==> flow/design.v <==
`timescale 1ns / 1ps
module cordic_advanced #(
    parameter DATA_WIDTH = 18,           
    parameter ANGLE_WIDTH = 32,          
    parameter ITERATIONS = 18,           
    parameter PIPELINE_STAGES = 18       
)(
    input  wire                         clk,
    input  wire                         rst_n,
    input  wire                         enable,
    input  wire signed [DATA_WIDTH-1:0] x_in,
    input  wire signed [DATA_WIDTH-1:0] y_in,
    input  wire signed [ANGLE_WIDTH-1:0] z_in,           
    input  wire                         data_valid_in,
    output wire                         data_ready_out,
    output wire signed [DATA_WIDTH:0]   x_out,
    output wire signed [DATA_WIDTH:0]   y_out,
    output wire signed [ANGLE_WIDTH-1:0] z_out,
    output wire                         data_valid_out,
    input  wire                         data_ready_in,
    output wire                         overflow,
    output wire [15:0]                  iterations_count,
    output wire [31:0]                  throughput_counter
);
    localparam real CORDIC_GAIN = 1.646760258121;
    localparam signed [DATA_WIDTH-1:0] K_INVERSE = 
        (DATA_WIDTH == 16) ? 16'd19898 :
        (DATA_WIDTH == 18) ? 18'd79593 :
        (DATA_WIDTH == 20) ? 20'd318371 : 16'd19898;
    function [ANGLE_WIDTH-1:0] atan_lut;
        input integer idx;
        begin
            case(idx)
                0:  atan_lut = 32'h20000000;   
                1:  atan_lut = 32'h12E4051E;   
                2:  atan_lut = 32'h09FB385B;   
                3:  atan_lut = 32'h051111D4;   
                4:  atan_lut = 32'h028B0D43;   
                5:  atan_lut = 32'h0145D7E1;   
                6:  atan_lut = 32'h00A2F61E;   
                7:  atan_lut = 32'h00517C55;   
                8:  atan_lut = 32'h0028BE53;   
                9:  atan_lut = 32'h00145F2E;   
                10: atan_lut = 32'h000A2F98;   
                11: atan_lut = 32'h000517CC;   
                12: atan_lut = 32'h00028BE6;   
                13: atan_lut = 32'h000145F3;   
                14: atan_lut = 32'h0000A2F9;
                15: atan_lut = 32'h0000517D;
                16: atan_lut = 32'h000028BE;
                17: atan_lut = 32'h0000145F;
                18: atan_lut = 32'h00000A2F;
                19: atan_lut = 32'h00000518;
                20: atan_lut = 32'h0000028C;
                21: atan_lut = 32'h00000146;
                22: atan_lut = 32'h000000A3;
                23: atan_lut = 32'h00000051;
                24: atan_lut = 32'h00000028;
                25: atan_lut = 32'h00000014;
                26: atan_lut = 32'h0000000A;
                27: atan_lut = 32'h00000005;
                28: atan_lut = 32'h00000002;
                29: atan_lut = 32'h00000001;
                default: atan_lut = 32'h00000000;
            endcase
        end
    endfunction
    reg signed [DATA_WIDTH:0]   x_pipe [0:PIPELINE_STAGES];
    reg signed [DATA_WIDTH:0]   y_pipe [0:PIPELINE_STAGES];
    reg signed [ANGLE_WIDTH-1:0] z_pipe [0:PIPELINE_STAGES];
    reg                         valid_pipe [0:PIPELINE_STAGES];
    reg [15:0] iteration_counter;
    reg [31:0] throughput_cnt;
    reg        overflow_flag;
    assign data_ready_out = enable;
    assign data_valid_out = valid_pipe[PIPELINE_STAGES];
    assign iterations_count = iteration_counter;
    assign throughput_counter = throughput_cnt;
    assign overflow = overflow_flag;
    wire [1:0] quadrant;
    assign quadrant = z_in[ANGLE_WIDTH-1:ANGLE_WIDTH-2];
    always @(posedge clk or negedge rst_n) begin
        if (!rst_n) begin
            x_pipe[0] <= 0;
            y_pipe[0] <= 0;
            z_pipe[0] <= 0;
            valid_pipe[0] <= 0;
        end else if (enable && data_valid_in) begin
            valid_pipe[0] <= 1'b1;
            case (quadrant)
                2'b00, 2'b11: begin   
                    x_pipe[0] <= {x_in[DATA_WIDTH-1], x_in};
                    y_pipe[0] <= {y_in[DATA_WIDTH-1], y_in};
                    z_pipe[0] <= z_in;
                end
                2'b01: begin   
                    x_pipe[0] <= -{y_in[DATA_WIDTH-1], y_in};
                    y_pipe[0] <= {x_in[DATA_WIDTH-1], x_in};
                    z_pipe[0] <= {2'b00, z_in[ANGLE_WIDTH-3:0]};
                end
                2'b10: begin   
                    x_pipe[0] <= {y_in[DATA_WIDTH-1], y_in};
                    y_pipe[0] <= -{x_in[DATA_WIDTH-1], x_in};
                    z_pipe[0] <= {2'b11, z_in[ANGLE_WIDTH-3:0]};
                end
            endcase
        end else if (enable) begin
            valid_pipe[0] <= 0;
        end
    end
    genvar i;
    generate
        for (i = 0; i < PIPELINE_STAGES; i = i + 1) begin : cordic_pipeline
            wire decision_sign;
            wire signed [DATA_WIDTH:0] x_shifted, y_shifted;
            assign x_shifted = x_pipe[i] >>> i;
            assign y_shifted = y_pipe[i] >>> i;
            assign decision_sign = z_pipe[i][ANGLE_WIDTH-1];
            always @(posedge clk or negedge rst_n) begin
                if (!rst_n) begin
                    x_pipe[i+1] <= 0;
                    y_pipe[i+1] <= 0;
                    z_pipe[i+1] <= 0;
                    valid_pipe[i+1] <= 0;
                end else if (enable) begin
                    valid_pipe[i+1] <= valid_pipe[i];
                    if (valid_pipe[i]) begin
                        if (decision_sign) begin   
                            x_pipe[i+1] <= x_pipe[i] + y_shifted;
                            y_pipe[i+1] <= y_pipe[i] - x_shifted;
                            z_pipe[i+1] <= z_pipe[i] + atan_lut(i);
                        end else begin   
                            x_pipe[i+1] <= x_pipe[i] - y_shifted;
                            y_pipe[i+1] <= y_pipe[i] + x_shifted;
                            z_pipe[i+1] <= z_pipe[i] - atan_lut(i);
                        end
                    end else begin
                        x_pipe[i+1] <= x_pipe[i];
                        y_pipe[i+1] <= y_pipe[i];
                        z_pipe[i+1] <= z_pipe[i];
                    end
                end
            end
        end
    endgenerate
    assign x_out = x_pipe[PIPELINE_STAGES];
    assign y_out = y_pipe[PIPELINE_STAGES];
    assign z_out = z_pipe[PIPELINE_STAGES];
    always @(posedge clk or negedge rst_n) begin
        if (!rst_n) begin
            overflow_flag <= 0;
        end else begin
            if (valid_pipe[PIPELINE_STAGES]) begin
                overflow_flag <= (x_pipe[PIPELINE_STAGES] == {1'b1, {DATA_WIDTH{1'b0}}}) ||
                                 (y_pipe[PIPELINE_STAGES] == {1'b1, {DATA_WIDTH{1'b0}}});
            end
        end
    end
    always @(posedge clk or negedge rst_n) begin
        if (!rst_n) begin
            iteration_counter <= 0;
            throughput_cnt <= 0;
        end else begin
            if (data_valid_in && enable)
                iteration_counter <= iteration_counter + 1;
            if (data_valid_out && data_ready_in)
                throughput_cnt <= throughput_cnt + 1;
        end
    end
endmodule
module cordic_sincos #(
    parameter DATA_WIDTH = 18,
    parameter ANGLE_WIDTH = 32,
    parameter PIPELINE_STAGES = 18
)(
    input  wire                         clk,
    input  wire                         rst_n,
    input  wire                         enable,
    input  wire signed [ANGLE_WIDTH-1:0] angle,
    input  wire                         angle_valid,
    output wire                         angle_ready,
    output wire signed [DATA_WIDTH:0]   cos_out,
    output wire signed [DATA_WIDTH:0]   sin_out,
    output wire                         result_valid,
    input  wire                         result_ready
);
    localparam signed [DATA_WIDTH-1:0] K_INV = 
        (DATA_WIDTH == 16) ? 16'd19898 :
        (DATA_WIDTH == 18) ? 18'd79593 :
        (DATA_WIDTH == 20) ? 20'd318371 : 16'd19898;
    wire overflow;
    wire [15:0] iter_count;
    wire [31:0] throughput;
    cordic_advanced #(
        .DATA_WIDTH(DATA_WIDTH),
        .ANGLE_WIDTH(ANGLE_WIDTH),
        .ITERATIONS(PIPELINE_STAGES),
        .PIPELINE_STAGES(PIPELINE_STAGES)
    ) cordic_core (
        .clk(clk),
        .rst_n(rst_n),
        .enable(enable),
        .x_in(K_INV),
        .y_in({DATA_WIDTH{1'b0}}),
        .z_in(angle),
        .data_valid_in(angle_valid),
        .data_ready_out(angle_ready),
        .x_out(cos_out),
        .y_out(sin_out),
        .z_out(),
        .data_valid_out(result_valid),
        .data_ready_in(result_ready),
        .overflow(overflow),
        .iterations_count(iter_count),
        .throughput_counter(throughput)
    );
endmodule
Step by step through the tools: cordic_advanced
Tool output for the design above before and after an edit, in the order of the flow. Lines under "before" count in the file above, lines under "after" in the edited file. "change" is "after" less "before", of the values as shown; "relative change" is that difference over "before", in percent. Cell names lack the library's common part. A cell with n/a has no value.

Top: cordic_advanced. Clock: clk. Library: sky130hd. Corner: tt_025C_1v80.

Edit of the RTL
Unified diff, file above to edited file. This change comes from a script, not from a designer. The edited design behaves differently; no optimisation was intended.

```diff
@@ -132,5 +132,5 @@
                         end else begin   
                             x_pipe[i+1] <= x_pipe[i] - y_shifted;
-                            y_pipe[i+1] <= y_pipe[i] + x_shifted;
+                            y_pipe[i+1] <= y_pipe[i] | x_shifted;
                             z_pipe[i+1] <= z_pipe[i] - atan_lut(i);
                         end
```

Word-level counts
Yosys after proc, flatten, opt, wreduce and memory -nomap, before mapping. Print and check cells are not counted. Equal cells are merged and count once.

Operators by class: bitwise gates (word level) (before 0, after 18, change +18); reduce/logical cells (before 6, after 6, change 0, relative change 0.00%); equality and inequality tests (before 5, after 5, change 0, relative change 0.00%); mux-type cells (before 113, after 113, change 0, relative change 0.00%); add/sub/neg operators (before 111, after 94, change -17, relative change -15.32%).

Operators by type and width: adder 19 x 10 -> 19 bit (before 2, after 1, change -1, relative change -50.00%); adder 19 x 11 -> 19 bit (before 2, after 1, change -1, relative change -50.00%); adder 19 x 12 -> 19 bit (before 2, after 1, change -1, relative change -50.00%); adder 19 x 13 -> 19 bit (before 2, after 1, change -1, relative change -50.00%); adder 19 x 14 -> 19 bit (before 2, after 1, change -1, relative change -50.00%); adder 19 x 15 -> 19 bit (before 2, after 1, change -1, relative change -50.00%); adder 19 x 16 -> 19 bit (before 2, after 1, change -1, relative change -50.00%); adder 19 x 17 -> 19 bit (before 2, after 1, change -1, relative change -50.00%); adder 19 x 18 -> 19 bit (before 2, after 1, change -1, relative change -50.00%); adder 19 x 2 -> 19 bit (before 2, after 1, change -1, relative change -50.00%); adder 19 x 3 -> 19 bit (before 2, after 1, change -1, relative change -50.00%); adder 19 x 4 -> 19 bit (before 2, after 1, change -1, relative change -50.00%); adder 19 x 5 -> 19 bit (before 2, after 1, change -1, relative change -50.00%); adder 19 x 6 -> 19 bit (before 2, after 1, change -1, relative change -50.00%); adder 19 x 7 -> 19 bit (before 2, after 1, change -1, relative change -50.00%); adder 19 x 8 -> 19 bit (before 2, after 1, change -1, relative change -50.00%); adder 19 x 9 -> 19 bit (before 2, after 1, change -1, relative change -50.00%); bitwise OR 19 x 10 -> 19 bit (before 0, after 1, change +1); bitwise OR 19 x 11 -> 19 bit (before 0, after 1, change +1); bitwise OR 19 x 12 -> 19 bit (before 0, after 1, change +1); bitwise OR 19 x 13 -> 19 bit (before 0, after 1, change +1); bitwise OR 19 x 14 -> 19 bit (before 0, after 1, change +1); bitwise OR 19 x 15 -> 19 bit (before 0, after 1, change +1); bitwise OR 19 x 16 -> 19 bit (before 0, after 1, change +1); bitwise OR 19 x 17 -> 19 bit (before 0, after 1, change +1); bitwise OR 19 x 18 -> 19 bit (before 0, after 1, change +1); bitwise OR 19 bit (before 0, after 1, change +1); bitwise OR 19 x 2 -> 19 bit (before 0, after 1, change +1).

Unchanged operator kinds not shown: 71. The list need not be complete.

Word-level totals: output and inout bits (before 121, after 121, change 0, relative change 0.00%); elaborated cells (before 314, after 315, change +1, relative change +0.32%); input port bits (before 73, after 73, change 0, relative change 0.00%); register bits (before 1398, after 1398, change 0, relative change 0.00%).

Logic depth
Longest topological path by Yosys (ltp), each cell counted once; first at word level (registers and memories cut), then after technology mapping (sequential cells cut; the memories' decode and read muxes count).

Logic depth: depth in word-level cells (before 3, after 3, change 0, relative change 0.00%); ABC_AREA (before 0, after 0); depth in mapped cells (before 18, after 18, change 0, relative change 0.00%); gate-level depth less buffers (before 18, after 18, change 0, relative change 0.00%).

Synthesis result
Source: synth_stat.txt of the flow (Yosys; design flattened, memories mapped). It holds for the ABC_AREA given above (unset counts as 0); a run with the other value may have another netlist.

Mapped netlist: buffers (before 636, after 611, change -25, relative change -3.93%); chip area (Yosys) (µm²) (before 123893.8, after 127024.3, change +3130.5, relative change +2.53%); mapped flip-flops (before 1398, after 1398, change 0, relative change 0.00%); standard cells after synthesis (before 14926, after 15254, change +328, relative change +2.20%); area of sequential cells (µm²) (before 34983.6, after 34983.6, change 0.0, relative change 0.00%).

Cells by type: inv_1 (before 544, after 1030, change +486, relative change +89.34%); ha_1 (before 1266, after 1557, change +291, relative change +22.99%); o21ai_0 (before 582, after 834, change +252, relative change +43.30%); nor2_1 (before 1896, after 1695, change -201, relative change -10.60%); a21o_1 (before 551, after 385, change -166, relative change -30.13%); o21bai_1 (before 133, after 238, change +105, relative change +78.95%); o21ai_1 (before 130, after 25, change -105, relative change -80.77%); xor2_1 (before 376, after 293, change -83, relative change -22.07%); nor3_1 (before 294, after 228, change -66, relative change -22.45%); a221oi_1 (before 10, after 69, change +59, relative change +590.00%); mux2i_1 (before 776, after 720, change -56, relative change -7.22%); nand3_1 (before 313, after 258, change -55, relative change -17.57%); or3_1 (before 132, after 88, change -44, relative change -33.33%); a211oi_1 (before 178, after 135, change -43, relative change -24.16%); o311ai_0 (before 8, after 38, change +30, relative change +375.00%); and3_1 (before 107, after 80, change -27, relative change -25.23%); nand4_1 (before 92, after 68, change -24, relative change -26.09%); o21a_1 (before 131, after 108, change -23, relative change -17.56%).

Unchanged cell types not shown: 8. The list need not be complete.

Timing after synthesis
OpenSTA on the mapped netlist: ideal clock, no wires. The path of least setup slack (recovery checks aside). Input and output delay are each 20% of the period. Register names are those of the netlist, which keeps one name where synthesis merged equal registers.

Timing after synthesis: path kind (before reg-to-reg, after reg-to-reg); start (before register z_pipe[7][31], after register z_pipe[14][31]); end (before register z_pipe[8][30], after register z_pipe[15][31]); path slack (ns) (before 0.397, after 0.253, change -0.144); clock period (ns) (before 4.5, after 4.5, change 0.0, relative change 0.00%); delay of the path (ns) (before 4.102, after 4.247, change +0.145, relative change +3.53%); required time (ns) (before 4.374, after 4.435, change +0.061, relative change +1.39%); library setup time (ns) (before 0.126, after 0.065, change -0.061); launch time at the first pin (ns) (before 0.000, after 0.000, change 0.000); data arrival time (ns) (before 3.976, after 4.182, change +0.206, relative change +5.18%); path buffers (before 2, after 3, change +1, relative change +50.00%); stages on the path (before 16, after 16, change 0, relative change 0.00%); synthesis period reached (ns) (before 4.103, after 4.247, change +0.144, relative change +3.51%).

"delay of the path" = arrival - input delay + setup time. "stages on the path": output pins that drive a net of the path, with the launching flip-flop's if there is one; two outputs of one cell count as two. "synthesis period reached" is the clock period less the worst setup slack; recovery checks do not enter. This is arithmetic on one report: input and output delays are still those of the set period (20% each). Between the ends stands the longest chain of elaborated cells between them, by number of cells; it is not shown to be the way that was timed. Of several equally long chains one is given. A line is the first line of the expression or statement that the cell stems from. Yosys adds cells for indexed reads and writes and turns some case tables into memories. At most two assigning lines are given for a register; there are more.

On the way, after synthesis, before:
Cell sequence: dfrtp_1 -> clkbuf_1 -> clkbuf_1 -> inv_1 -> fa_1 -> a21o_1 -> a21oi_2 -> o21ai_1 -> a311oi_2 -> o21ai_1 -> a22oi_2 -> a211oi_1 -> a21o_1 -> a221oi_2 -> mux2i_1 -> a311o_1. For cells in the longest elaborated chain the number is 2. Under elaborated cells between the ends (all ways) stands 2. Source lines of those cells: 2. Classes of those cells: 2 x mux.

Ends and longest elaborated chain, after synthesis, before: start, declared (line 70) `reg signed [ANGLE_WIDTH-1:0] z_pipe [0:PIPELINE_STAGES];`; start, assigned (line 131) `z_pipe[i+1] <= z_pipe[i] + atan_lut(i);`; start, assigned (line 135) `z_pipe[i+1] <= z_pipe[i] - atan_lut(i);`; 2-to-1 mux 32 bit (line 128) `if (decision_sign) begin`; 2-to-1 mux 32 bit (line 127) `if (valid_pipe[i]) begin`; end, assigned (line 131); end, assigned (line 135); end, declared (line 70).

On the way, after synthesis, after:
Cell sequence: dfrtp_1 -> clkbuf_1 -> inv_1 -> buf_1 -> ha_1 -> clkbuf_1 -> a21o_1 -> a21o_1 -> a21o_1 -> a21o_1 -> a2111oi_0 -> o311a_1 -> o31a_1 -> o21ai_1 -> a2111o_1 -> nand2_1. For cells in the longest elaborated chain the number is 3. Under elaborated cells between the ends (all ways) stands 4. Source lines of those cells: 4. Classes of those cells: 2 x add/sub; 2 x mux.

Ends and longest elaborated chain, after synthesis, after: start, declared (line 70) `reg signed [ANGLE_WIDTH-1:0] z_pipe [0:PIPELINE_STAGES];`; start, assigned (line 131) `z_pipe[i+1] <= z_pipe[i] + atan_lut(i);`; start, assigned (line 135) `z_pipe[i+1] <= z_pipe[i] - atan_lut(i);`; subtractor 32 x 16 -> 32 bit (line 135); 2-to-1 mux 32 bit (line 128) `if (decision_sign) begin`; 2-to-1 mux 32 bit (line 127) `if (valid_pipe[i]) begin`; end, assigned (line 131); end, assigned (line 135); end, declared (line 70).

Timing after layout
Path of least setup slack in the final report of each run of set A (OpenROAD, finished layout, wires in). Where an end is a register, its clock arrival counts in the times.

Timing after layout: path kind (before reg-to-reg, after reg-to-reg); start (before register x_pipe[12][12], after register y_pipe[1][3]); end (before register y_pipe[13][17], after register x_pipe[2][18]); clock period (ns) (before 4.32, after 4.32, change 0.00, relative change 0.00%); library setup time (ns) (before 0.16, after 0.13, change -0.03); path buffers (before 0, after 0, change 0); required time (ns) (before 5.00, after 5.01, change +0.01, relative change +0.20%); path slack (ns) (before 0.32, after 0.29, change -0.03); launch time at the first pin (ns) (before 0.84, after 0.85, change +0.01, relative change +1.19%); data arrival time (ns) (before 4.68, after 4.72, change +0.04, relative change +0.85%); stages on the path (before 16, after 19, change +3, relative change +18.75%).

Between the ends stands the longest chain of elaborated cells between them, by number of cells; it is not shown to be the way that was timed. Of several equally long chains one is given. At most two assigning lines are given for a register; there are more.

On the way, after layout, before:
Cell sequence: dfrtp_1 -> inv_1 -> ha_1 -> nor3b_2 -> nand2_1 -> ha_1 -> inv_1 -> o21ai_0 -> ha_1 -> and3_1 -> a211oi_1 -> o41ai_1 -> a31oi_1 -> a21oi_1 -> xnor2_1 -> o221ai_1. For cells in the longest elaborated chain the number is 3. Under elaborated cells between the ends (all ways) stands 4. Source lines of those cells: 4. Classes of those cells: 2 x add/sub; 2 x mux.

Ends and longest elaborated chain, after layout, before: start, declared (line 68) `reg signed [DATA_WIDTH:0]   x_pipe [0:PIPELINE_STAGES];`; start, assigned (line 129) `x_pipe[i+1] <= x_pipe[i] + y_shifted;`; start, assigned (line 133) `x_pipe[i+1] <= x_pipe[i] - y_shifted;`; adder 19 x 7 -> 19 bit (line 134) `y_pipe[i+1] <= y_pipe[i] + x_shifted;`; 2-to-1 mux 19 bit (line 128) `if (decision_sign) begin`; 2-to-1 mux 19 bit (line 127) `if (valid_pipe[i]) begin`; end, assigned (line 130) `y_pipe[i+1] <= y_pipe[i] - x_shifted;`; end, assigned (line 134); end, declared (line 69) `reg signed [DATA_WIDTH:0]   y_pipe [0:PIPELINE_STAGES];`.

On the way, after layout, after:
Cell sequence: dfrtp_1 -> or4_4 -> nor4_2 -> nand2_1 -> or4_1 -> nor3_2 -> nor2_1 -> xnor2_1 -> ha_1 -> a21o_1 -> a21o_1 -> a21oi_1 -> nor2_1 -> nor2_1 -> o41ai_1 -> xnor2_1 -> nand2_1 -> xnor2_1 -> a21oi_1. For cells in the longest elaborated chain the number is 3. Under elaborated cells between the ends (all ways) stands 4. Source lines of those cells: 4. Classes of those cells: 2 x add/sub; 2 x mux.

Ends and longest elaborated chain, after layout, after: start, declared (line 69) `reg signed [DATA_WIDTH:0]   y_pipe [0:PIPELINE_STAGES];`; start, assigned (line 130) `y_pipe[i+1] <= y_pipe[i] - x_shifted;`; start, assigned (line 134) `y_pipe[i+1] <= y_pipe[i] | x_shifted;`; subtractor 19 x 18 -> 19 bit (line 133) `x_pipe[i+1] <= x_pipe[i] - y_shifted;`; 2-to-1 mux 19 bit (line 128) `if (decision_sign) begin`; 2-to-1 mux 19 bit (line 127) `if (valid_pipe[i]) begin`; end, assigned (line 129) `x_pipe[i+1] <= x_pipe[i] + y_shifted;`; end, assigned (line 133); end, declared (line 68) `reg signed [DATA_WIDTH:0]   x_pipe [0:PIPELINE_STAGES];`.

Measured runs
Runs of the flow (Yosys, OpenROAD) on both versions; the two runs of a pair have the same settings. The constraints put input and output delay at 20% of the set period each and load the outputs with 0.01 pF.

Settings, set A:
For period_ns the number is 4.32. CAP_MARGIN: 20. Under CORE_MARGIN stands 2. Under CORE_UTILIZATION stands 40. Under SLEW_MARGIN stands 20.

Results, set A: total negative slack on setup checks (ns) (before 0.000, after 0.000, change 0.000); die area (µm²) (before 314205.0, after 322085.0, change +7880.0, relative change +2.51%); standard-cell area of the final layout (µm²) (before 137397.0, after 140421.0, change +3024.0, relative change +2.20%); smallest setup slack (ns) (before 0.317, after 0.292, change -0.025); Yosys chip area after synthesis (µm²) (before 123893.8, after 127024.3, change +3130.5, relative change +2.53%); worst hold slack after layout (ns) (before 0.460, after 0.471, change +0.011); utilization (before 0.445, after 0.445, change 0.000); period reached (ns) (before 4.003, after 4.028, change +0.025, relative change +0.62%).

Settings, set B:
CAP_MARGIN: 10. For CELL_PAD_IN_SITES_GLOBAL_PLACEMENT the number is 2. Under CORE_ASPECT_RATIO stands 0.63. Under CORE_MARGIN stands 5. Under CORE_UTILIZATION stands 24. For GPL_TIMING_DRIVEN the number is 1. MAX_ROUTING_LAYER: met5. The entry for PLACE_DENSITY_LB_ADDON reads 0.26. Under SLEW_MARGIN stands 40. For TNS_END_PERCENT the number is 65. For period_ns the number is 5.94.

Results, set B: total negative slack on setup checks (ns) (before 0.000, after 0.000, change 0.000); die area (µm²) (before 531078.0, after 544307.0, change +13229.0, relative change +2.49%); standard-cell area of the final layout (µm²) (before 139788.0, after 143854.0, change +4066.0, relative change +2.91%); smallest setup slack (ns) (before 1.348, after 1.287, change -0.061); Yosys chip area after synthesis (µm²) (before 123893.8, after 127024.3, change +3130.5, relative change +2.53%); utilization (before 0.272, after 0.272, change 0.000); period reached (ns) (before 4.592, after 4.653, change +0.061, relative change +1.33%).

"period reached": clock period set for the run, less the worst setup slack. It is reckoned from that one timing run; input and output delays stay at 20% of the period that was set.
